==> flow/design.v <==
`timescale 1ns / 1ps
module spi_module
(
    input               I_clk       ,  
    input               I_rst_n     , 
    input               I_tx_en     , 
    input        [15:0]  I_data_in   , 
    output  reg  [7:0]  O_data_out  , 
    input               I_spi_miso  ,  
    output  reg         O_spi_sck   ,  
    output  reg         O_spi_cs    ,  
    output  reg         O_spi_mosi     
);
reg [5:0]   state      ; 
always @(posedge I_clk)
begin
    if(!I_rst_n)
        begin
            state  <=  6'd0    ;
            O_spi_cs    <=  1'b1    ;
            O_spi_sck   <=  1'b0    ;
            O_spi_mosi  <=  1'b0    ;
            O_data_out  <=  8'd0    ;
        end 
    else if(I_tx_en) 
        begin
            if(state==6'd50)
            begin
                state  <=  6'd0                    ; 
            end 
             O_spi_cs    <=  1'b0    ;  
            case(state)
                6'd1, 6'd3 , 6'd5 , 6'd7  , 
                6'd9, 6'd11, 6'd13, 6'd15 ,
                6'd17, 6'd19, 6'd21, 6'd23 ,
                6'd25 , 6'd27, 6'd29, 6'd31 : 
                    begin
                        O_spi_sck   <=  1'b1                ;
                        state  <=  state + 1'b1   ;
                    end
                6'd0:     
                    begin
                        O_spi_mosi  <=  I_data_in[15]        ;
                        O_spi_sck   <=  1'b0                ;
                        state  <=  state + 1'b1   ;          
                    end
                6'd2:     
                    begin
                        O_spi_mosi  <=  I_data_in[14]        ;
                        O_spi_sck   <=  1'b0                ;
                        state  <=  state + 1'b1   ;
                    end
                6'd4:     
                    begin
                        O_spi_mosi  <=  I_data_in[13]        ;
                        O_spi_sck   <=  1'b0                ;
                        state  <=  state + 1'b1   ;
                    end 
                6'd6:     
                    begin
                        O_spi_mosi  <=  I_data_in[12]        ;
                        O_spi_sck   <=  1'b0                ;
                        state  <=  state + 1'b1   ;
                    end 
                6'd8:     
                    begin
                        O_spi_mosi  <=  I_data_in[11]        ;
                        O_spi_sck   <=  1'b0                ;
                        state  <=  state + 1'b1   ;
                    end                            
                6'd10:     
                    begin
                        O_spi_mosi  <=  I_data_in[10]        ;
                        O_spi_sck   <=  1'b0                ;
                        state  <=  state + 1'b1   ;
                    end 
                6'd12:     
                    begin
                        O_spi_mosi  <=  I_data_in[9]        ;
                        O_spi_sck   <=  1'b0                ;
                        state  <=  state + 1'b1   ;
                    end 
                6'd14:     
                    begin
                        O_spi_mosi  <=  I_data_in[8]        ;
                        O_spi_sck   <=  1'b0                ;
                        state  <=  state + 1'b1   ;
                    end
                                   6'd16:     
                                       begin
                                           O_spi_mosi  <=  I_data_in[7]        ;
                                           O_spi_sck   <=  1'b0                ;
                                           state  <=  state + 1'b1   ;
                                       end
                                   6'd18:     
                                       begin
                                           O_spi_mosi  <=  I_data_in[6]        ;
                                           O_spi_sck   <=  1'b0                ;
                                           state  <=  state + 1'b1   ;
                                       end
                                   6'd20:     
                                       begin
                                           O_spi_mosi  <=  I_data_in[5]        ;
                                           O_spi_sck   <=  1'b0                ;
                                           state  <=  state + 1'b1   ;
                                       end 
                                   6'd22:     
                                       begin
                                           O_spi_mosi  <=  I_data_in[4]        ;
                                           O_spi_sck   <=  1'b0                ;
                                           state  <=  state + 1'b1   ;
                                       end 
                                   6'd24:     
                                       begin
                                           O_spi_mosi  <=  I_data_in[3]        ;
                                           O_spi_sck   <=  1'b0                ;
                                           state  <=  state + 1'b1   ;
                                       end                            
                                   6'd26:     
                                       begin
                                           O_spi_mosi  <=  I_data_in[2]        ;
                                           O_spi_sck   <=  1'b0                ;
                                           state  <=  state + 1'b1   ;
                                       end 
                                   6'd28:     
                                       begin
                                           O_spi_mosi  <=  I_data_in[1]        ;
                                           O_spi_sck   <=  1'b0                ;
                                           state  <=  state + 1'b1   ;
                                       end 
                                   6'd30:     
                                       begin
                                           O_spi_mosi  <=  I_data_in[0]        ;
                                           O_spi_sck   <=  1'b0                ;
                                           state  <=  state + 1'b1   ;
                                       end
                6'd32, 6'd34 , 6'd36 , 6'd38  , 
                6'd40, 6'd42, 6'd44, 6'd46, 6'd48 : 
                    begin
                        O_spi_sck  <=  1'b0                ;
                        state  <=  state + 1'b1   ;
                    end
                6'd33:     
                    begin                       
                        O_spi_sck       <=  1'b1                ;
                        state      <=  state + 1'b1   ;
                    end
                6'd35:     
                    begin
                        O_spi_sck       <=  1'b1                ;
                        state      <=  state + 1'b1   ;
                        O_data_out[7]   <=  I_spi_miso          ; 
                    end
                6'd37:     
                    begin
                        O_spi_sck       <=  1'b1                ;
                        state      <=  state + 1'b1   ;
                        O_data_out[6]   <=  I_spi_miso          ; 
                    end 
                6'd39:     
                    begin
                        O_spi_sck       <=  1'b1                ;
                        state      <=  state + 1'b1   ;
                        O_data_out[5]   <=  I_spi_miso          ; 
                    end 
                6'd41:     
                    begin
                        O_spi_sck       <=  1'b1                ;
                        state      <=  state + 1'b1   ;
                        O_data_out[4]   <=  I_spi_miso          ; 
                    end                            
                6'd43:     
                    begin
                        O_spi_sck       <=  1'b1                ;
                        state      <=  state + 1'b1   ;
                        O_data_out[3]   <=  I_spi_miso          ; 
                    end 
                6'd45:     
                    begin
                        O_spi_sck       <=  1'b1                ;
                        state      <=  state + 1'b1   ;
                        O_data_out[2]   <=  I_spi_miso          ; 
                    end 
                6'd47:     
                    begin
                        O_spi_sck       <=  1'b1                ;
                        state      <=  state + 1'b1   ;
                        O_data_out[1]   <=  I_spi_miso          ; 
                    end
                        6'd49:     
                                 begin
                                     O_spi_sck       <=  1'b1                ;
                                     state      <=  state + 1'b1   ;
                                     O_data_out[0]   <=  I_spi_miso          ; 
                                      O_spi_cs<=1'b1;
                                 end
                default:; 
            endcase 
        end    
    else
        begin
            state  <=  6'd0    ;
            O_spi_cs    <=  1'b1    ;
            O_spi_sck   <=  1'b0    ;
            O_spi_mosi  <=  1'b0    ;
            O_data_out  <=  8'd0    ;
        end   
end
endmodule
`timescale 1ns / 1ps
module spi_control(
        clk,
        I_rst_n,
        I_tx_en,
        rst,
        spi_x_out,
        spi_y_out,
        I_spi_miso,
        O_spi_sck,
        O_spi_cs,
        O_spi_mosi
    );
    input clk;
    output reg [3:0]spi_x_out;
    output reg[3:0]spi_y_out;
    input  I_rst_n; 
    input  I_tx_en;
    input  rst; 
    input    I_spi_miso;  
    output  wire         O_spi_sck;  
    output  wire         O_spi_cs  ;  
    output  wire         O_spi_mosi ;    
    wire [7:0]spi_data_out;
    reg [15:0]spi_data_in;
    spi_module spi(
        .I_clk(clk),
        .I_rst_n(I_rst_n), 
        .I_tx_en(I_tx_en), 
        .I_data_in(spi_data_in), 
        .O_data_out(spi_data_out), 
       .I_spi_miso(I_spi_miso) ,  
       .O_spi_sck(O_spi_sck)   ,  
       .O_spi_cs(O_spi_cs)    ,  
       .O_spi_mosi(O_spi_mosi)    
    );
    integer i;
    always@(posedge clk)
    begin
      if(rst)
      begin
        i=0;
        spi_data_in<=16'b0;
        spi_x_out<=4'b0;
        spi_y_out<=4'b0;
      end
      else
      begin
        i=i+1;
        if(i==1)
        begin
            spi_data_in<=16'b0000_1011_0000_1111;
        end
        else if(i==100)
        begin
             spi_y_out<=spi_data_out[3:0];
        end
        else if(i==101)
        begin
            spi_data_in<=16'b0000_1011_0001_0001;
        end
        else if(i==200)
        begin
             spi_x_out<=spi_data_out[3:0];
             i=0;
        end
      end
    end
endmodule
`timescale 1ns / 1ps
module draw_bullet1 #(parameter R=12)(
        clk,
        hcount,
        vcount,
        x,
        y,
        pixel
    );
    input clk;
    input [10:0]hcount;
    input [9:0]vcount;
    output wire [11:0]pixel;
    input [10:0]x;
    input [9:0]y;
    reg[11:0]color;
    always@(posedge clk)
    begin
        if ((hcount-x)*(hcount-x)+(vcount-y)*(vcount-y)<=R*R)
            color<=12'b1111_1111_1111;
        else
            color<=12'b0;
    end
    assign pixel=color;
endmodule
`timescale 1ns / 1ps
module draw_bullet2 #(parameter R=12)(
        clk,
        hcount,
        vcount,
        x,
        y,
        pixel
    );
    input clk;
    input [10:0]hcount;
    input [9:0]vcount;
    output wire [11:0]pixel;
    input [10:0]x;
    input [9:0]y;
    reg[11:0]color;
    always@(posedge clk)
    begin
        if ((hcount-x)*(hcount-x)+(vcount-y)*(vcount-y)<=R*R)
            color<=12'b1111_1111_1111;
        else
            color<=12'b0;
    end
    assign pixel=color;
endmodule
`timescale 1ns / 1ps
module bullet_move #(parameter X=500,Y=500)(
        frame,
        clk,
        rst,
        score,
        x,
        y,
        over
    );
    input frame;
    input clk;
    input rst;
    output reg [15:0]score;  
    output reg [10:0]x;
    output reg [9:0]y;
    input over;
    reg over_reg;
    reg [1:0] v_x;
    reg [1:0] v_y;
    reg sw_x; 
    reg sw_y; 
    always@(posedge clk)
    begin
        if(rst)
        begin
            x<=X;
            y<=Y;
            v_x<=2;
            v_y<=2;
            score<=0;
            sw_x<=0;
            sw_y<=0;
        end
        else if ( frame == 1 &&over==0) 
        begin
                    if(x==2||x==3)begin sw_x<=1;score<=score+1'b1;end
                     else if(x==762||x==761)begin sw_x<=0;score<=score+1'b1;end
                     if(y==36||y==37)begin sw_y<=1;score<=score+1'b1;end
                     else if (y==562||y==561)begin sw_y<=0;score<=score+1'b1;end
              if(sw_x==0)x<=x-v_x;
              else x<=x+v_x;
              if(sw_y==0)y<=y-v_y;
              else y<=y+v_y;
                   if(score[3:0]==10)
                            begin score[3:0]<=0;score[7:4]<=score[7:4]+1;end
                            if(score[7:4]==10)
                            begin score[7:4]<=0;score[11:8]<=score[11:8]+1;end
                            if(score[11:8]==10)
                            begin score[11:8]<=0;score[15:12]<=score[15:12]+1;end
                            if(score[15:12]==10)
                            begin score[11:8]<=0;end      
        end
    end
endmodule
`timescale 1ns / 1ps
module bullet_move2 #(parameter X=200,Y=500)(
        frame,
        clk,
        rst,
        x,
        y
    );
    input frame;
    input clk;
    input rst;
    output reg [10:0]x;
    output reg [9:0]y;
    reg over_reg;
    reg [1:0] v_x;
    reg [1:0] v_y;
    reg sw_x; 
    reg sw_y; 
    reg [3:0]tcount;
    always@(posedge clk)
    begin
         if(rst)
         begin
             sw_x<=0;
             sw_y<=0;
         end
         else
         begin
             if(x<=2)begin sw_x<=1;end
             else if(x>=762)begin sw_x<=0;end
             if(y<=36)begin sw_y<=1;end
             else if (y>=562)begin sw_y<=0;end
         end
    end
    always@(posedge clk)
    begin
        if(rst )
        begin
            x<=X;
            y<=Y;
            v_x<=2;
            v_y<=3;
        end
        else if ( frame == 1 ) 
        begin
              if(sw_x==0)x<=x-v_x;
              else x<=x+v_x;
              if(sw_y==0)y<=y-v_y;
              else y<=y+v_y;
        end
    end
endmodule
`timescale 1ns / 1ps
module draw_player1(
        clk,
        rst,
        frz,
        color_change,
        hcount,
        vcount,
        x,
        y,
        pixel,
        bullet1_x,
        bullet1_y,
        bullet2_x,
        bullet2_y,
        over
    );
    input clk;
    input rst;
    input frz;
    input color_change;
    input [10:0]hcount;
    input [9:0]vcount;
    input [10:0]x;
    input [9:0]y;
    output wire [11:0]pixel;
    input [10:0]bullet1_x;
    input [9:0]bullet1_y;
    input [10:0]bullet2_x;
    input [9:0]bullet2_y;
    output reg over;
    reg [11:0]pixel_reg;
    assign pixel=pixel_reg;
    reg [11:0]color_reg;
    integer R;
    reg [31:0]count;
    always@(posedge clk)
    begin
      if(rst)
      begin
        R<=10;
        count<=0;
        color_reg<=12'b0110_1100_0011;
        over<=0;
      end
      else
      begin
        if(frz)begin color_reg<=12'b0110_1100_0011;over<=0;end
        if(~frz)
         count <=count+1;
         if(count[20]==1&&color_change==0&&R>7)
         begin
            R<=R-2;
            count[20]<=0;
            color_reg<=color_reg+12'b0011_0011_0011;
         end
         if(count[19]==1)
         begin
                count[19] <=0;
                count[20]<=~count[20];
                R<=R+1;
         end
         if(x<2+R||(x+R)>762||(y-R)<36||(y+R)>562||
                  ((x-bullet1_x)*(x-bullet1_x)+(y-bullet1_y)*(y-bullet1_y)<(R+12)*(R+12))
                  ||
                  ((x-bullet2_x)*(x-bullet2_x)+(y-bullet2_y)*(y-bullet2_y)<(R+12)*(R+12))
                  )
         begin over<=1;R<=400;end
         else over<=0;
      end
    end
    always@(posedge clk)
    begin
        if ((hcount-x)*(hcount-x)+(vcount-y)*(vcount-y)<R*R)
        begin
                 pixel_reg<=color_reg;
        end
        else pixel_reg<=12'b0;
    end
endmodule
`timescale 1ns / 1ps
module player1_move #(parameter X = 500, Y = 200)(
    	frame, 
        clk,
        rst,
        frz,
        up,
        down,
        right,
        left,
        x,
        y,
        pattern_select,
        spi_x_out,
        spi_y_out
    );
    input frame;
    input clk;
    input rst;
    input frz;
    input up;
    input down;
    input right;
    input left;
    output reg [10:0]x;
    output reg [9:0]y;
    input pattern_select;
    input [3:0]spi_x_out;
    input [3:0]spi_y_out;
    reg signed [3:0]v_x;
    reg signed [3:0]v_y;
    reg [1:0]xdirect; 
    reg [1:0]ydirect; 
    always@(posedge clk)
    begin
        if ( rst ) 
            begin
                      x<=X;
                      y<=Y;
                      v_x<=1;
                      v_y<=1;
            end
        else if ( frame == 1 ) 
        begin
            if(pattern_select==0)
            begin
               if(left)x<=x-v_x;
               if(right)x<=x+v_x;
               if(up)y<=y-v_y;
               if(down)y<=y+v_y;
            end
            else 
            begin
                if(spi_x_out==1||spi_x_out==2)x<=x-v_x;
                else if(spi_x_out==3||spi_x_out==4)x<=x-2*v_x;
                else if(spi_x_out==4'b1110||spi_x_out==4'b1101)x<=x+v_x;
                else if(spi_x_out==4'b1100||spi_x_out==4'b1011)x<=x+2*v_x;
                if(spi_y_out==1||spi_y_out==2)y<=y+v_y;
                else if(spi_y_out==3||spi_y_out==4)y<=y+2*v_y;
                else if(spi_y_out==4'b1110||spi_y_out==4'b1101)y<=y-v_y;
                else if(spi_y_out==4'b1100||spi_y_out==4'b1011)y<=y-2*v_y;
            end
        end
    end
endmodule
`timescale 1ns / 1ps
module draw_board(
     clk,
     hcount,
     vcount,
     pixel
    );
    input clk;
    input [10:0] hcount;
    input [9:0] vcount;
    output wire [11:0] pixel;
    reg [11:0]pixel_reg;
    assign pixel=pixel_reg;
    always @ (posedge clk)
    begin
        if ( hcount == 0 || vcount == 30 || hcount == 768 || vcount == 568 )
            pixel_reg <= 12'hFFF;
        else
            pixel_reg <= 12'b0;
    end
endmodule
`timescale 1ns / 1ps
module final_out#(parameter WIDTH = 10,   
               HEIGHT = 40)(
    clk,
    rst,
    bullet1,
    bullet2,
    player,
    board,
    final_pixel,
    over,
    hcount,
    vcount
    );
    input clk;
    input rst;
    input [11:0]bullet1;
    input [11:0]bullet2;
    input [11:0]player;
    input [11:0]board;
    input [10:0]hcount;
    input [9:0]vcount;
    input over;
    output reg [11:0]final_pixel;
    reg [11:0]pixel_reg;
    localparam [7:0] x = 120;
    localparam [7:0] y = 245;
    always@(posedge clk)
    begin
        if(rst)begin final_pixel<=0;pixel_reg<=0;end
        else
            if(over==0)
             final_pixel <= board | bullet1 | bullet2 | player;
            else
            begin
                if(over==1)
                  if (
                                    ((hcount >= (x + 5*WIDTH + 3*HEIGHT) && hcount < (x + 6*WIDTH + 3*HEIGHT)) && (vcount >= y && vcount < (y + 2*WIDTH + HEIGHT))) ||  
                                    ((hcount >= (x + 5*WIDTH + 3*HEIGHT) && hcount < (x + 6*WIDTH + 3*HEIGHT)) && (vcount >= (y + 2*WIDTH + HEIGHT) && vcount < (y + 2*WIDTH + 2*HEIGHT))) ||  
                                    ((hcount >= (x + 5*WIDTH + 3*HEIGHT) && hcount < (x + 7*WIDTH + 4*HEIGHT)) && (vcount >= (y + 2*WIDTH + 2*HEIGHT) && vcount < (y + 3*WIDTH + 2*HEIGHT))) ||  
                                    ((hcount >= (x + 8*WIDTH + 4*HEIGHT) && hcount < (x + 10*WIDTH + 5*HEIGHT)) && (vcount >= y && vcount < (y + WIDTH))) ||  
                                    ((hcount >= (x + 8*WIDTH + 4*HEIGHT) && hcount < (x + 9*WIDTH + 4*HEIGHT)) && (vcount >= (y + WIDTH) && vcount < (y + 2*WIDTH + HEIGHT))) ||  
                                    ((hcount >= (x + 8*WIDTH + 4*HEIGHT) && hcount < (x + 9*WIDTH + 4*HEIGHT)) && (vcount >= (y + 2*WIDTH + HEIGHT) && vcount < (y + 2*WIDTH + 2*HEIGHT))) ||  
                                    ((hcount >= (x + 8*WIDTH + 4*HEIGHT) && hcount < (x + 10*WIDTH + 5*HEIGHT)) && (vcount >= (y + 2*WIDTH + 2*HEIGHT) && vcount < (y + 3*WIDTH + 2*HEIGHT))) ||  
                                    ((hcount >= (x + 9*WIDTH + 5*HEIGHT) && hcount < (x + 10*WIDTH + 5*HEIGHT)) && (vcount >= (y + WIDTH) && vcount < (y + 2*WIDTH + HEIGHT))) ||  
                                    ((hcount >= (x + 9*WIDTH + 5*HEIGHT) && hcount < (x + 10*WIDTH + 5*HEIGHT)) && (vcount >= (y + 2*WIDTH + HEIGHT) && vcount < (y + 2*WIDTH + 2*HEIGHT))) || 
                                    ((hcount >= (x + 11*WIDTH + 5*HEIGHT) && hcount < (x + 13*WIDTH + 6*HEIGHT)) && (vcount >= y && vcount < (y + WIDTH))) ||  
                                    ((hcount >= (x + 11*WIDTH + 5*HEIGHT) && hcount < (x + 12*WIDTH + 5*HEIGHT)) && (vcount >= (y + WIDTH) && vcount < (y + WIDTH + HEIGHT))) ||  
                                    ((hcount >= (x + 11*WIDTH + 5*HEIGHT) && hcount < (x + 13*WIDTH + 6*HEIGHT)) && (vcount >= (y + WIDTH + HEIGHT) && vcount < (y + 2*WIDTH + HEIGHT))) ||  
                                    ((hcount >= (x + 12*WIDTH + 6*HEIGHT) && hcount < (x + 13*WIDTH + 6*HEIGHT)) && (vcount >= (y + 2*WIDTH + HEIGHT) && vcount < (y + 2*WIDTH + 2*HEIGHT))) ||  
                                    ((hcount >= (x + 11*WIDTH + 5*HEIGHT) && hcount < (x + 13*WIDTH + 6*HEIGHT)) && (vcount >= (y + 2*WIDTH + 2*HEIGHT) && vcount < (y + 3*WIDTH + 2*HEIGHT))) || 
                                    ((hcount >= (x + 14*WIDTH + 6*HEIGHT) && hcount < (x + 16*WIDTH + 7*HEIGHT)) && (vcount >= y && vcount < (y + WIDTH))) ||  
                                    ((hcount >= (x + 14*WIDTH + 6*HEIGHT + HEIGHT/2) && hcount < (x + 15*WIDTH + 6*HEIGHT + HEIGHT/2)) && (vcount >= y && vcount < (y + 2*WIDTH + HEIGHT))) ||  
                                    ((hcount >= (x + 14*WIDTH + 6*HEIGHT + HEIGHT/2) && hcount < (x + 15*WIDTH + 6*HEIGHT + HEIGHT/2)) && (vcount >= (y + 2*WIDTH + HEIGHT) && vcount < (y + 3*WIDTH + 2*HEIGHT))) 
                                   )
                                   pixel_reg <= 12'h0FF;
                               else 
                                   pixel_reg <= 12'b0;
                  final_pixel<=pixel_reg;     
       end
    end
endmodule
`timescale 1ns / 1ps
module vga(
        clk, 
		rst,
		frz,
		color_change,
		score2,
		vsync,
		hsync,
		VGA_R,
		VGA_G,
		VGA_B,
		up,
		down,
		right,
		left,
		pattern_select,
		over,
		spi_x_out,
		spi_y_out
    );
    input clk; 
    input rst;
    input frz;
    input color_change;
    output vsync;
    output hsync;
    output [3:0] VGA_R;
    output [3:0] VGA_G;
    output [3:0] VGA_B;
    input up;
    input down;
    input right;
    input left;
    wire [15:0]score;
    output wire [15:0]score2;
    input pattern_select;
    input [3:0]spi_x_out;
    input [3:0]spi_y_out;
    wire [11:0]pixel;
    wire [10:0] bullet1_x;
    wire [9:0] bullet1_y;
    wire[11:0]bullet1_pixel;
    wire [10:0] bullet2_x;
    wire [9:0] bullet2_y;
    wire[11:0]bullet2_pixel;
    wire [10:0]player_x;
    wire  [9:0]player_y;
    wire[11:0]player_pixel;
    wire [11:0]board_pixel;
    output wire over;
    reg	 vs;
    reg hs;
    reg [10:0] hcount;
    reg [9:0] vcount;
    reg [9:0] counter;
    reg frame;
    wire hsyncon;
    wire hsyncoff;
    wire hreset;
    wire vclk;
    assign hsyncon = (hcount == 855);
    assign hsyncoff = (hcount == 975);
    assign hreset = (hcount == 1039);
    wire vsyncon,vsyncoff,vreset;
    assign vsyncon = hreset & (vcount == 636);
    assign vsyncoff = hreset & (vcount == 642);
    assign vreset = hreset & (vcount == 665);
    assign vclk = 1'b1;
    always @(posedge clk) 
    begin
        if (rst == 1)  
        begin
            hcount <= 0;
            vcount <= 0;
            vs <= 1;
            hs <= 1;
            counter <= 0;
            frame <= 0;
        end
        else 
        begin
            if ( vclk == 1 ) 
            begin
                hcount <= hreset ? 0 : hcount + 1; 
                hs <= hsyncon ? 0 : hsyncoff ? 1 : hs;   
                vcount <= hreset ? (vreset ? 0 : vcount + 1) : vcount; 
                vs <= vsyncon ? 0 : vsyncoff ? 1 : vs;   
                if ( vs == 0 )
                    counter <= counter + 1;
                if ( counter ==  30 &&  frz == 0)    
                begin
                    counter <= 0;
                    frame <= 1;
                end
                else
                    frame <= 0;
            end
        end
    end
    draw_bullet1 bullet1(
        .clk(clk),
        .hcount(hcount),
        .vcount(vcount),
        .x(bullet1_x),
        .y(bullet1_y),
        .pixel(bullet1_pixel)
    );
    bullet_move movebullet1(
         .frame(frame),
         .clk(clk),
         .rst(rst),
         .score(score2),
         .x(bullet1_x),
         .y(bullet1_y),
         .over(over)
    );
    draw_bullet2 bullet2(
        .clk(clk),
        .hcount(hcount),
        .vcount(vcount),
        .x(bullet2_x),
        .y(bullet2_y),
        .pixel(bullet2_pixel)
    );
    bullet_move2 movebullet2(
         .frame(frame),
         .clk(clk),
         .rst(rst),
         .x(bullet2_x),
         .y(bullet2_y)
    );
    draw_player1 player(
        .clk(clk),
        .rst(rst),
        .frz(frz),
        .hcount(hcount),
        .vcount(vcount),
        .x(player_x),
        .y(player_y),
        .color_change(color_change),
        .pixel(player_pixel),
        .bullet1_x(bullet1_x),
        .bullet1_y(bullet1_y),
        .bullet2_x(bullet2_x),
        .bullet2_y(bullet2_y),
        .over(over)
    );
    player1_move moveplayer1(
    	.frame(frame), 
        .clk(clk),
        .rst(rst),
        .frz(frz),
	    .up(up),
        .down(down),
        .right(right),
        .left(left),
        .x(player_x),
        .y(player_y),
        .pattern_select(pattern_select),
        .spi_x_out(spi_x_out),
        .spi_y_out(spi_y_out)
    );
    draw_board board1(
        .clk(clk),
        .hcount(hcount),
        .vcount(vcount),
        .pixel(board_pixel)
    );
    final_out finalout(
        .clk(clk),
        .rst(rst),
        .bullet1(bullet1_pixel),
        .bullet2(bullet2_pixel),
        .player(player_pixel),
        .board(board_pixel),
        .final_pixel(pixel),
        .over(over),
		.hcount(hcount),
        .vcount(vcount)
    );
    assign VGA_R=pixel[11:8];
    assign VGA_G=pixel[7:4];
    assign VGA_B=pixel[3:0];
    assign vsync = ~vs;
    assign hsync = ~hs;
endmodule
`timescale 1ns / 1ps
module seg_display(
        clk,
        rst,
        seven_seg,
        sel,
        over,
        idata
    );
    input clk;
    input rst;
    input[15:0]idata;
    output [7:0]seven_seg;
    output [7:0]sel;
    input over;
    reg [31:0] count;
    reg [7:0]seg_reg;
    reg[7:0]sel_reg;
    reg [3:0]disp_data;
    assign seven_seg=seg_reg;
    assign sel=sel_reg;
    always@(posedge clk)
    begin
         if(rst)
                count <=0;
         else
         begin
         count <=count+1;
         if(count==500000)
                count <=1;
         end
    end
    always@(*)    
             begin
                 case(count[13:11])
                 3'b000:disp_data<=idata[3:0];
                 3'b001:disp_data<=idata[7:4];
                 3'b010:disp_data<=idata[11:8];
                 3'b011:disp_data<=idata[15:12];             
                 default:disp_data<=4'b1111;
                 endcase
    end 
    always@(*)
    begin
            case(disp_data)
            4'h0: seg_reg=8'hc0;
            4'h1: seg_reg=8'hf9;
            4'h2: seg_reg=8'ha4;
            4'h3: seg_reg=8'hb0;
            4'h4: seg_reg=8'h99;
            4'h5: seg_reg=8'h92;
            4'h6: seg_reg=8'h82;
            4'h7: seg_reg=8'hf8;
            4'h8: seg_reg=8'h80;
            4'h9: seg_reg=8'h90;
            default:seg_reg<=8'hff;
            endcase
    end
    always@(*)
           begin
               case(count[13:11])
               3'b000:sel_reg<=8'b1111_1110;
               3'b001:sel_reg<=8'b1111_1101;
               3'b010:sel_reg<=8'b1111_1011;
               3'b011:sel_reg<=8'b1111_0111;
               3'b100:sel_reg<=8'b1110_1111;
               3'b101:sel_reg<=8'b1101_1111;
               3'b110:sel_reg<=8'b1011_1111;
               3'b111:sel_reg<=8'b0111_1111;
               endcase
     end
endmodule
`timescale 1ns / 1ps
module top_logic(  
		clk,
		rst,
		frz,
		level,
		Dout,
		vsync,
		hsync,
		VGA_R,
		VGA_G,
		VGA_B,
		BTNU,
		BTND,
		BTNL,
		BTNR,
        seven_seg,
        sel,
        pattern_select,
         I_spi_miso,
         O_spi_sck,
         O_spi_cs,
         O_spi_mosi
);
	input clk;
    input rst;
    input frz;
    input [4:0]level;
    input Dout;
    output vsync;
    output hsync;
    output [3:0] VGA_R;
    output [3:0] VGA_G;
    output [3:0] VGA_B;
    input BTNU;
    input BTND;
    input BTNR;
    input BTNL;
    output [7:0]seven_seg;
    output [7:0] sel;
    wire left;
    wire right;
    wire up;
    wire down;
    assign left=BTNL;
    assign right=BTNR;
    assign up=BTNU;
    assign down=BTND;
    input    I_spi_miso;  
    output  wire         O_spi_sck;  
    output  wire         O_spi_cs  ;  
    output  wire         O_spi_mosi ;    
    input pattern_select;
    wire [3:0]spi_x_out;
    wire [3:0]spi_y_out;
    wire [15:0]score;
    wire over;
   spi_control spi(
                .clk(clk),
                .I_rst_n(!rst),
                .I_tx_en(1'b1),
                .rst(rst),
                .spi_x_out(spi_x_out),
                .spi_y_out(spi_y_out),
                .I_spi_miso(I_spi_miso),
                .O_spi_sck(O_spi_sck),
                .O_spi_cs(O_spi_cs),
                .O_spi_mosi(O_spi_mosi)
    );
    vga VGA( 
			 .clk(clk),
			 .rst(rst),
			 .frz(~frz),
			 .color_change(Dout),
			 .score2(score),
			 .vsync(vsync),
			 .hsync(hsync),
			 .VGA_R(VGA_R),
			 .VGA_G(VGA_G),
			 .VGA_B(VGA_B),
			 .up(up),
			 .down(down),
			 .right(right),
			 .left(left),
			 .pattern_select(pattern_select),
			 .over(over),
			 .spi_x_out(spi_x_out),
			 .spi_y_out(spi_y_out)
	);
    seg_display seg(
            .clk(clk),
            .seven_seg(seven_seg),
            .sel(sel),
            .rst(rst),
            .over(over),
            .idata(score)
    );
endmodule
* From RTL to reports: top_logic
Module top_logic before and after one edit of its RTL, step after step. Lines under "original" count in the file above, lines under "edited" in the edited file. "difference" is "edited" less "original", of the values as shown; "relative change" is that difference over "original", in percent. Operators: Yosys type, input widths -> output width; for muxes data width and select width s. Cell names lack the library's common part. A cell with - has no value.
Set-up: top module top_logic, clock clk, cell library sky130hd, library corner tt_025C_1v80

* Edit of the RTL
The edit as a unified diff against the file above. The edit is scripted, without regard to the design's behaviour, which it may alter; it was not made to optimise anything.
begin of diff
@@ -616,5 +616,5 @@
     input clk;
     input rst;
-    input [11:0]bullet1;
+    input [10:0]bullet1;
     input [11:0]bullet2;
     input [11:0]player;
end of diff

* After elaboration
Source: Yosys, flattened and elaborated, memories not mapped. Widths are those after wreduce. Print and check cells do not count. Equal cells are merged and count once. Memory sizes are those after Yosys's memory passes, which may raise the word count (mostly to a power of two), join words into wider ones and drop unused or constant bits.
Word-level totals:
- flip-flop bits (word level) | original 359, edited 358, difference -1, relative change -0.28%
- ROM bits | original 176, edited 176, difference 0, relative change 0.00%
- clocked read ports x word width | original 8, edited 8, difference 0, relative change 0.00%
- memories kept | original 2, edited 2, difference 0, relative change 0.00%
- input bits | original 15, edited 15, difference 0, relative change 0.00%
- output and inout port bits | original 33, edited 33, difference 0, relative change 0.00%
- cells after elaboration | original 470, edited 470, difference 0, relative change 0.00%
Operators by class:
- add/subtract/negate cells | original 50, edited 50, difference 0, relative change 0.00%
- $mul | original 12, edited 12, difference 0, relative change 0.00%
- magnitude comparators | original 39, edited 39, difference 0, relative change 0.00%
- equal/unequal tests | original 100, edited 100, difference 0, relative change 0.00%
- multiplexer cells | original 84, edited 84, difference 0, relative change 0.00%
- bitwise logic cells | original 15, edited 15, difference 0, relative change 0.00%
- reduce/logical cells | original 119, edited 119, difference 0, relative change 0.00%
Memory list:
- shape (words x width / read and write ports) | original 16 x 7 bit 1R0W; 8 x 8 bit 1R0W, edited 16 x 7 bit 1R0W; 8 x 8 bit 1R0W
Operators by type and width:
- $mux 11 | original 9, edited 10, difference +1, relative change +11.11%
- $mux 12 | original 9, edited 8, difference -1, relative change -11.11%
- $or 12x12->12 | original 3, edited 2, difference -1, relative change -33.33%
- $or 12x11->12 | original 0, edited 1, difference +1
- $logic_and 1x1->1 | original 39, edited 39, difference 0, relative change 0.00%
- $logic_or 1x1->1 | original 36, edited 36, difference 0, relative change 0.00%
- $mux 4 | original 23, edited 23, difference 0, relative change 0.00%
- $eq 6x6->1 const B | original 19, edited 19, difference 0, relative change 0.00%
- $mux 1 | original 19, edited 19, difference 0, relative change 0.00%
- $eq 6x5->1 const B | original 16, edited 16, difference 0, relative change 0.00%
- $eq 4x4->1 const B | original 12, edited 12, difference 0, relative change 0.00%
- $mux 10 | original 10, edited 10, difference 0, relative change 0.00%
- $reduce_bool 2->1 | original 10, edited 10, difference 0, relative change 0.00%
- $not 1->1 | original 9, edited 9, difference 0, relative change 0.00%
- $reduce_and 2->1 | original 9, edited 9, difference 0, relative change 0.00%
- $eq 6x4->1 const B | original 8, edited 8, difference 0, relative change 0.00%
- $eq 10x10->1 const B | original 6, edited 6, difference 0, relative change 0.00%
- $ge 11x9->1 const B | original 6, edited 6, difference 0, relative change 0.00%
- $lt 11x9->1 const B | original 6, edited 6, difference 0, relative change 0.00%
- $mux 32 | original 6, edited 6, difference 0, relative change 0.00%
- $eq 11x10->1 const B | original 5, edited 5, difference 0, relative change 0.00%
- $mul 11x11->22 | original 5, edited 5, difference 0, relative change 0.00%
- $reduce_or 2->1 | original 5, edited 5, difference 0, relative change 0.00%
- $sub 10x10->11 | original 5, edited 5, difference 0, relative change 0.00%
- $sub 11x11->12 | original 5, edited 5, difference 0, relative change 0.00%
- $eq 4x2->1 const B | original 4, edited 4, difference 0, relative change 0.00%
- $eq 6x3->1 const B | original 4, edited 4, difference 0, relative change 0.00%
- $lt 10x9->1 const B | original 4, edited 4, difference 0, relative change 0.00%
Not every row of either side is listed.

* Depth
Longest topological path by Yosys (ltp), each cell counted once; first at word level (registers and memories cut), then after technology mapping (sequential cells cut; the memories' decode and read muxes count).
Logic depth:
- word-level depth | original 20, edited 20, difference 0, relative change 0.00%
- ABC_AREA | original 0, edited 0
- depth in mapped cells | original 61, edited 60, difference -1, relative change -1.64%

* After synthesis
Source: synth_stat.txt of the flow (Yosys; design flattened, memories mapped). It holds for the ABC_AREA given above (unset counts as 0); a run with the other value may have another netlist.
Mapped netlist:
- mapped cells | original 12136, edited 12258, difference +122, relative change +1.01%
- mapped area (µm²) | original 108041.1, edited 108684.2, difference +643.1, relative change +0.60%
- sequential part of the area (µm²) | original 6085.8, edited 6085.8, difference 0.0, relative change 0.00%
- flip-flop cells | original 304, edited 304, difference 0, relative change 0.00%
- buffers | original 273, edited 282, difference +9, relative change +3.30%
Cell types:
- o21ai_0 | original 241, edited 289, difference +48, relative change +19.92%
- a21oi_1 | original 356, edited 317, difference -39, relative change -10.96%
- nand2_1 | original 880, edited 916, difference +36, relative change +4.09%
- inv_1 | original 3229, edited 3259, difference +30, relative change +0.93%
- o21bai_1 | original 68, edited 41, difference -27, relative change -39.71%
- a21o_1 | original 114, edited 90, difference -24, relative change -21.05%
- a31oi_1 | original 38, edited 62, difference +24, relative change +63.16%
- a211oi_1 | original 40, edited 62, difference +22, relative change +55.00%
- xnor2_1 | original 422, edited 401, difference -21, relative change -4.98%
- nand2b_1 | original 119, edited 104, difference -15, relative change -12.61%
- nor2b_1 | original 61, edited 76, difference +15, relative change +24.59%
- nor4b_1 | original 11, edited 24, difference +13, relative change +118.18%
- nor3_1 | original 168, edited 180, difference +12, relative change +7.14%
- or3_1 | original 64, edited 53, difference -11, relative change -17.19%
- o211ai_1 | original 24, edited 35, difference +11, relative change +45.83%
- or4_1 | original 8, edited 19, difference +11, relative change +137.50%
- a221oi_1 | original 5, edited 14, difference +9, relative change +180.00%
- clkbuf_1 | original 227, edited 235, difference +8, relative change +3.52%
Not every row of either side is listed. By module: a second synthesis without flattening, with its own total; a netlist apart from the flattened one above.
Unflattened totals:
- cells (unflattened synthesis) | original 11665, edited 11798, difference +133, relative change +1.14%
- area (unflattened synthesis) (µm²) | original 103356.6, edited 104212.4, difference +855.8, relative change +0.83%
Rows give one instance, submodules left out.
Modules, original:
- draw_player1 | times used 1, cells 7287, area 65760.6 µm²
- draw_bullet2 | times used 1, cells 1203, area 10913.0 µm²
- draw_bullet1 | times used 1, cells 1195, area 10842.9 µm²
- player1_move | times used 1, cells 434, area 3035.4 µm²
- bullet_move | times used 1, cells 324, area 2560.0 µm²
- spi_control | times used 1, cells 298, area 2461.1 µm²
- seg_display | times used 1, cells 253, area 2253.4 µm²
- vga | times used 1, cells 191, area 1660.3 µm²
- bullet_move2 | times used 1, cells 179, area 1554.0 µm²
- spi_module | times used 1, cells 137, area 1141.1 µm²
- final_out | times used 1, cells 137, area 992.2 µm²
- draw_board | times used 1, cells 24, area 171.4 µm²
- top_logic | times used 1, cells 3, area 11.3 µm²
Modules, edited:
- draw_player1 | times used 1, cells 7422, area 66565.1 µm²
- draw_bullet2 | times used 1, cells 1203, area 10913.0 µm²
- draw_bullet1 | times used 1, cells 1195, area 10842.9 µm²
- player1_move | times used 1, cells 434, area 3035.4 µm²
- bullet_move | times used 1, cells 324, area 2560.0 µm²
- spi_control | times used 1, cells 298, area 2461.1 µm²
- seg_display | times used 1, cells 253, area 2253.4 µm²
- vga | times used 1, cells 190, area 1665.3 µm²
- bullet_move2 | times used 1, cells 179, area 1554.0 µm²
- spi_module | times used 1, cells 137, area 1141.1 µm²
- final_out | times used 1, cells 136, area 1038.5 µm²
- draw_board | times used 1, cells 24, area 171.4 µm²
- top_logic | times used 1, cells 3, area 11.3 µm²

* Path before layout
Source: OpenSTA report_checks on the synthesized netlist (no wires, ideal clock, input and output delay 20% of the period each), path of least setup slack; recovery checks are left aside. Register names are those of the netlist, which keeps one name where synthesis merged equal registers.
Timing post-synthesis:
- kind | original register to register, edited register to register
- from | original register VGA.vcount[0], edited register VGA.vcount[0]
- to | original register VGA.bullet2.color[10], edited register VGA.bullet2.color[10]
- period (ns) | original 20.0, edited 20.0, difference 0.0, relative change 0.00%
- launch time at the first pin (ns) | original 0.000, edited 0.000, difference 0.000
- arrival time (ns) | original 14.203, edited 14.243, difference +0.040, relative change +0.28%
- data required time (ns) | original 19.908, edited 19.904, difference -0.004, relative change -0.02%
- setup slack (ns) | original 5.705, edited 5.661, difference -0.044
- delay of the path (ns) | original 14.295, edited 14.339, difference +0.044, relative change +0.31%
- stages on the path | original 61, edited 59, difference -2, relative change -3.28%
- buffers on the path | original 2, edited 3, difference +1, relative change +50.00%
- period reached after synthesis (ns) | original 14.295, edited 14.339, difference +0.044, relative change +0.31%
"delay of the path" = arrival - input delay + setup time. "stages on the path": output pins that drive a net of the path, with the launching flip-flop's if there is one; two outputs of one cell count as two. "period reached after synthesis" is the clock period less the worst setup slack; recovery checks do not enter. This is arithmetic on one report: input and output delays are still those of the set period (20% each). Between the ends stands the longest chain of elaborated cells between them, by number of cells; it is not shown to be the way that was timed. Of several equally long chains one is given. Each line given opens the expression or statement behind the cell; cells for indexed reads and writes are added by Yosys, which also makes memories of some case tables.
Between the ends, post-synthesis, original: cells stage by stage dfxtp_1 -> clkbuf_1 -> inv_2 -> ha_1 -> fa_1 -> nor2b_1 -> o21ai_0 -> a21boi_0 -> o21ai_0 -> a21boi_0 -> o21ai_0 -> a21boi_0 -> o21ai_0 -> nand2b_1 -> clkinv_1 -> nand2_1 -> inv_1 -> fa_1 -> (+25 left out) -> inv_1 -> fa_1 -> inv_1 -> fa_1 -> inv_1 -> ha_1 -> clkbuf_1 -> and3b_1 -> nor4_1 -> o2111ai_1 -> nor4_1 -> o2111ai_1 -> a2111oi_0 -> and3_1 -> nand4_1 -> nor4_1 -> nand3_1 -> nor4_1, cells in the longest elaborated chain 5, elaborated cells on any way between the ends 5, source lines of those cells 1, classes of those cells 2 x add/sub; 1 x mul; 1 x compare; 1 x mux
RTL lines, path post-synthesis, original:
- start, declared | line 718 | reg [9:0] vcount;
- start, assigned | line 738 | vcount <= 0;
- start, assigned | line 750 | vcount <= hreset ? (vreset ? 0 : vcount + 1) : vcount;
- $sub 10x10->11 | line 322 | if ((hcount-x)*(hcount-x)+(vcount-y)*(vcount-y)<=R*R)
- $mul 11x11->22 | line 322
- $add 32x32->32 | line 322
- $le 32x8->1 | line 322
- $mux 12 | line 322
- end, assigned | line 323 | color<=12'b1111_1111_1111;
- end, assigned | line 325 | color<=12'b0;
- end, declared | line 319 | reg[11:0]color;
Between the ends, post-synthesis, edited: cells stage by stage dfxtp_1 -> clkbuf_1 -> inv_2 -> ha_1 -> nor2b_1 -> o21ai_0 -> a21boi_0 -> o21ai_0 -> a21boi_0 -> o21ai_0 -> and3_1 -> or3_1 -> clkbuf_1 -> inv_1 -> nor2_1 -> xnor2_1 -> ha_1 -> inv_1 -> (+23 left out) -> fa_1 -> inv_1 -> fa_1 -> inv_1 -> fa_1 -> inv_1 -> ha_1 -> clkbuf_1 -> nor2b_1 -> a2111oi_0 -> nor4b_1 -> nand4_1 -> nor4_1 -> nand3_1 -> a2111oi_0 -> o2111ai_1 -> or3_1 -> nor4b_1, cells in the longest elaborated chain 5, elaborated cells on any way between the ends 5, source lines of those cells 1, classes of those cells 2 x add/sub; 1 x mul; 1 x compare; 1 x mux
RTL lines, path post-synthesis, edited:
- start, declared | line 718 | reg [9:0] vcount;
- start, assigned | line 738 | vcount <= 0;
- start, assigned | line 750 | vcount <= hreset ? (vreset ? 0 : vcount + 1) : vcount;
- $sub 10x10->11 | line 322 | if ((hcount-x)*(hcount-x)+(vcount-y)*(vcount-y)<=R*R)
- $mul 11x11->22 | line 322
- $add 32x32->32 | line 322
- $le 32x8->1 | line 322
- $mux 12 | line 322
- end, assigned | line 323 | color<=12'b1111_1111_1111;
- end, assigned | line 325 | color<=12'b0;
- end, declared | line 319 | reg[11:0]color;

* Path in the finished layout
Path of least setup slack in the final report of each run of pair 1 (OpenROAD, finished layout, wires in). Where an end is a register, its clock arrival counts in the times.
Timing post-layout:
- kind | original register to register, edited register to register
- from | original register VGA.vcount[0], edited register VGA.vcount[1]
- to | original register VGA.bullet2.color[10], edited register VGA.bullet1.color[9]
- period (ns) | original 20.0, edited 20.0, difference 0.0, relative change 0.00%
- launch time at the first pin (ns) | original 0.64, edited 0.66, difference +0.02, relative change +3.12%
- arrival time (ns) | original 17.13, edited 17.08, difference -0.05, relative change -0.29%
- data required time (ns) | original 20.55, edited 20.53, difference -0.02, relative change -0.10%
- setup slack (ns) | original 3.42, edited 3.45, difference +0.03
- stages on the path | original 59, edited 53, difference -6, relative change -10.17%
- buffers on the path | original 0, edited 0, difference 0
Between the ends stands the longest chain of elaborated cells between them, by number of cells; it is not shown to be the way that was timed. Of several equally long chains one is given.
Between the ends, post-layout, original: cells stage by stage dfxtp_1 -> inv_2 -> ha_1 -> fa_1 -> nor2b_1 -> o21ai_0 -> a21boi_0 -> o21ai_0 -> a21boi_0 -> o21ai_0 -> a21boi_0 -> o21ai_0 -> nand2b_1 -> clkinv_1 -> nand2_1 -> inv_1 -> fa_1 -> inv_1 -> (+23 left out) -> inv_1 -> fa_1 -> fa_1 -> inv_1 -> fa_1 -> inv_1 -> ha_1 -> and3b_1 -> nor4_1 -> o2111ai_1 -> nor4_1 -> o2111ai_1 -> a2111oi_0 -> and3_1 -> nand4_1 -> nor4_1 -> nand3_1 -> nor4_1, cells in the longest elaborated chain 5, elaborated cells on any way between the ends 5, source lines of those cells 1, classes of those cells 2 x add/sub; 1 x mul; 1 x compare; 1 x mux
RTL lines, path post-layout, original:
- start, declared | line 718 | reg [9:0] vcount;
- start, assigned | line 738 | vcount <= 0;
- start, assigned | line 750 | vcount <= hreset ? (vreset ? 0 : vcount + 1) : vcount;
- $sub 10x10->11 | line 322 | if ((hcount-x)*(hcount-x)+(vcount-y)*(vcount-y)<=R*R)
- $mul 11x11->22 | line 322
- $add 32x32->32 | line 322
- $le 32x8->1 | line 322
- $mux 12 | line 322
- end, assigned | line 323 | color<=12'b1111_1111_1111;
- end, assigned | line 325 | color<=12'b0;
- end, declared | line 319 | reg[11:0]color;
Between the ends, post-layout, edited: cells stage by stage dfxtp_1 -> inv_1 -> ha_1 -> nor2b_1 -> o21ai_0 -> a21boi_0 -> o21ai_0 -> a21boi_0 -> o21ai_0 -> a21boi_0 -> o21ai_0 -> nand2b_1 -> clkinv_1 -> nand2_1 -> fa_1 -> fa_1 -> fa_1 -> inv_1 -> (+17 left out) -> inv_1 -> fa_1 -> inv_1 -> fa_1 -> fa_1 -> fa_1 -> inv_1 -> ha_1 -> inv_1 -> a221oi_1 -> o2111a_1 -> nand4_1 -> or4_1 -> nor4_1 -> nand4_1 -> nor4_1 -> nand4_1 -> a2111oi_0, cells in the longest elaborated chain 5, elaborated cells on any way between the ends 5, source lines of those cells 1, classes of those cells 2 x add/sub; 1 x mul; 1 x compare; 1 x mux
RTL lines, path post-layout, edited:
- start, declared | line 718 | reg [9:0] vcount;
- start, assigned | line 738 | vcount <= 0;
- start, assigned | line 750 | vcount <= hreset ? (vreset ? 0 : vcount + 1) : vcount;
- $sub 10x10->11 | line 297 | if ((hcount-x)*(hcount-x)+(vcount-y)*(vcount-y)<=R*R)
- $mul 11x11->22 | line 297
- $add 32x32->32 | line 297
- $le 32x8->1 | line 297
- $mux 11 | line 297
- end, assigned | line 298 | color<=12'b1111_1111_1111;
- end, assigned | line 300 | color<=12'b0;
- end, declared | line 294 | reg[11:0]color;

* Flow runs
Both versions went through the flow (Yosys, OpenROAD) with the same settings in each pair. Constraints: input delay and output delay 20% of the set period each, output load 0.01 pF.
Flow settings, pair 1: period_ns 20.0, CAP_MARGIN 20, CORE_MARGIN 2, CORE_UTILIZATION 40, SLEW_MARGIN 20
Measured results, pair 1:
- chip area in the Yosys report (µm²) | original 108041.1, edited 108684.2, difference +643.1, relative change +0.60%
- die footprint (µm²) | original 274277.0, edited 275898.0, difference +1621.0, relative change +0.59%
- area of the standard cells in the finished layout (µm²) | original 114467.0, edited 115020.0, difference +553.0, relative change +0.48%
- utilization after routing (%) | original 42.6, edited 42.5, difference -0.1
- setup slack of the critical path (ns) | original 3.419, edited 3.451, difference +0.032
- setup total negative slack (ns) | original 0.000, edited 0.000, difference 0.000
- worst hold slack (ns) | original 0.421, edited 0.420, difference -0.001
- period reached (ns) | original 16.581, edited 16.549, difference -0.032, relative change -0.19%
Flow settings, pair 2: CAP_MARGIN 35, CORE_MARGIN 9, CORE_UTILIZATION 16, GPL_TIMING_DRIVEN 1, HOLD_SLACK_MARGIN -0.06, MIN_ROUTING_LAYER met1, PLACE_DENSITY 0.46, SETUP_SLACK_MARGIN 0.99, SLEW_MARGIN 20, TNS_END_PERCENT 55, period_ns 13.6
Measured results, pair 2:
- chip area in the Yosys report (µm²) | original 108041.1, edited 108684.2, difference +643.1, relative change +0.60%
- die footprint (µm²) | original 705163.0, edited 709267.0, difference +4104.0, relative change +0.58%
- area of the standard cells in the finished layout (µm²) | original 125378.0, edited 126407.0, difference +1029.0, relative change +0.82%
- utilization after routing (%) | original 18.7, edited 18.7, difference 0.0
- setup slack of the critical path (ns) | original -0.083, edited -0.125, difference -0.042
- setup total negative slack (ns) | original -0.083, edited -0.125, difference -0.042
- worst hold slack (ns) | original 0.447, edited 0.423, difference -0.024
- period reached (ns) | original 13.683, edited 13.725, difference +0.042, relative change +0.31%
"period reached": clock period set for the run, less the worst setup slack. It is reckoned from that one timing run; input and output delays stay at 20% of the period that was set.
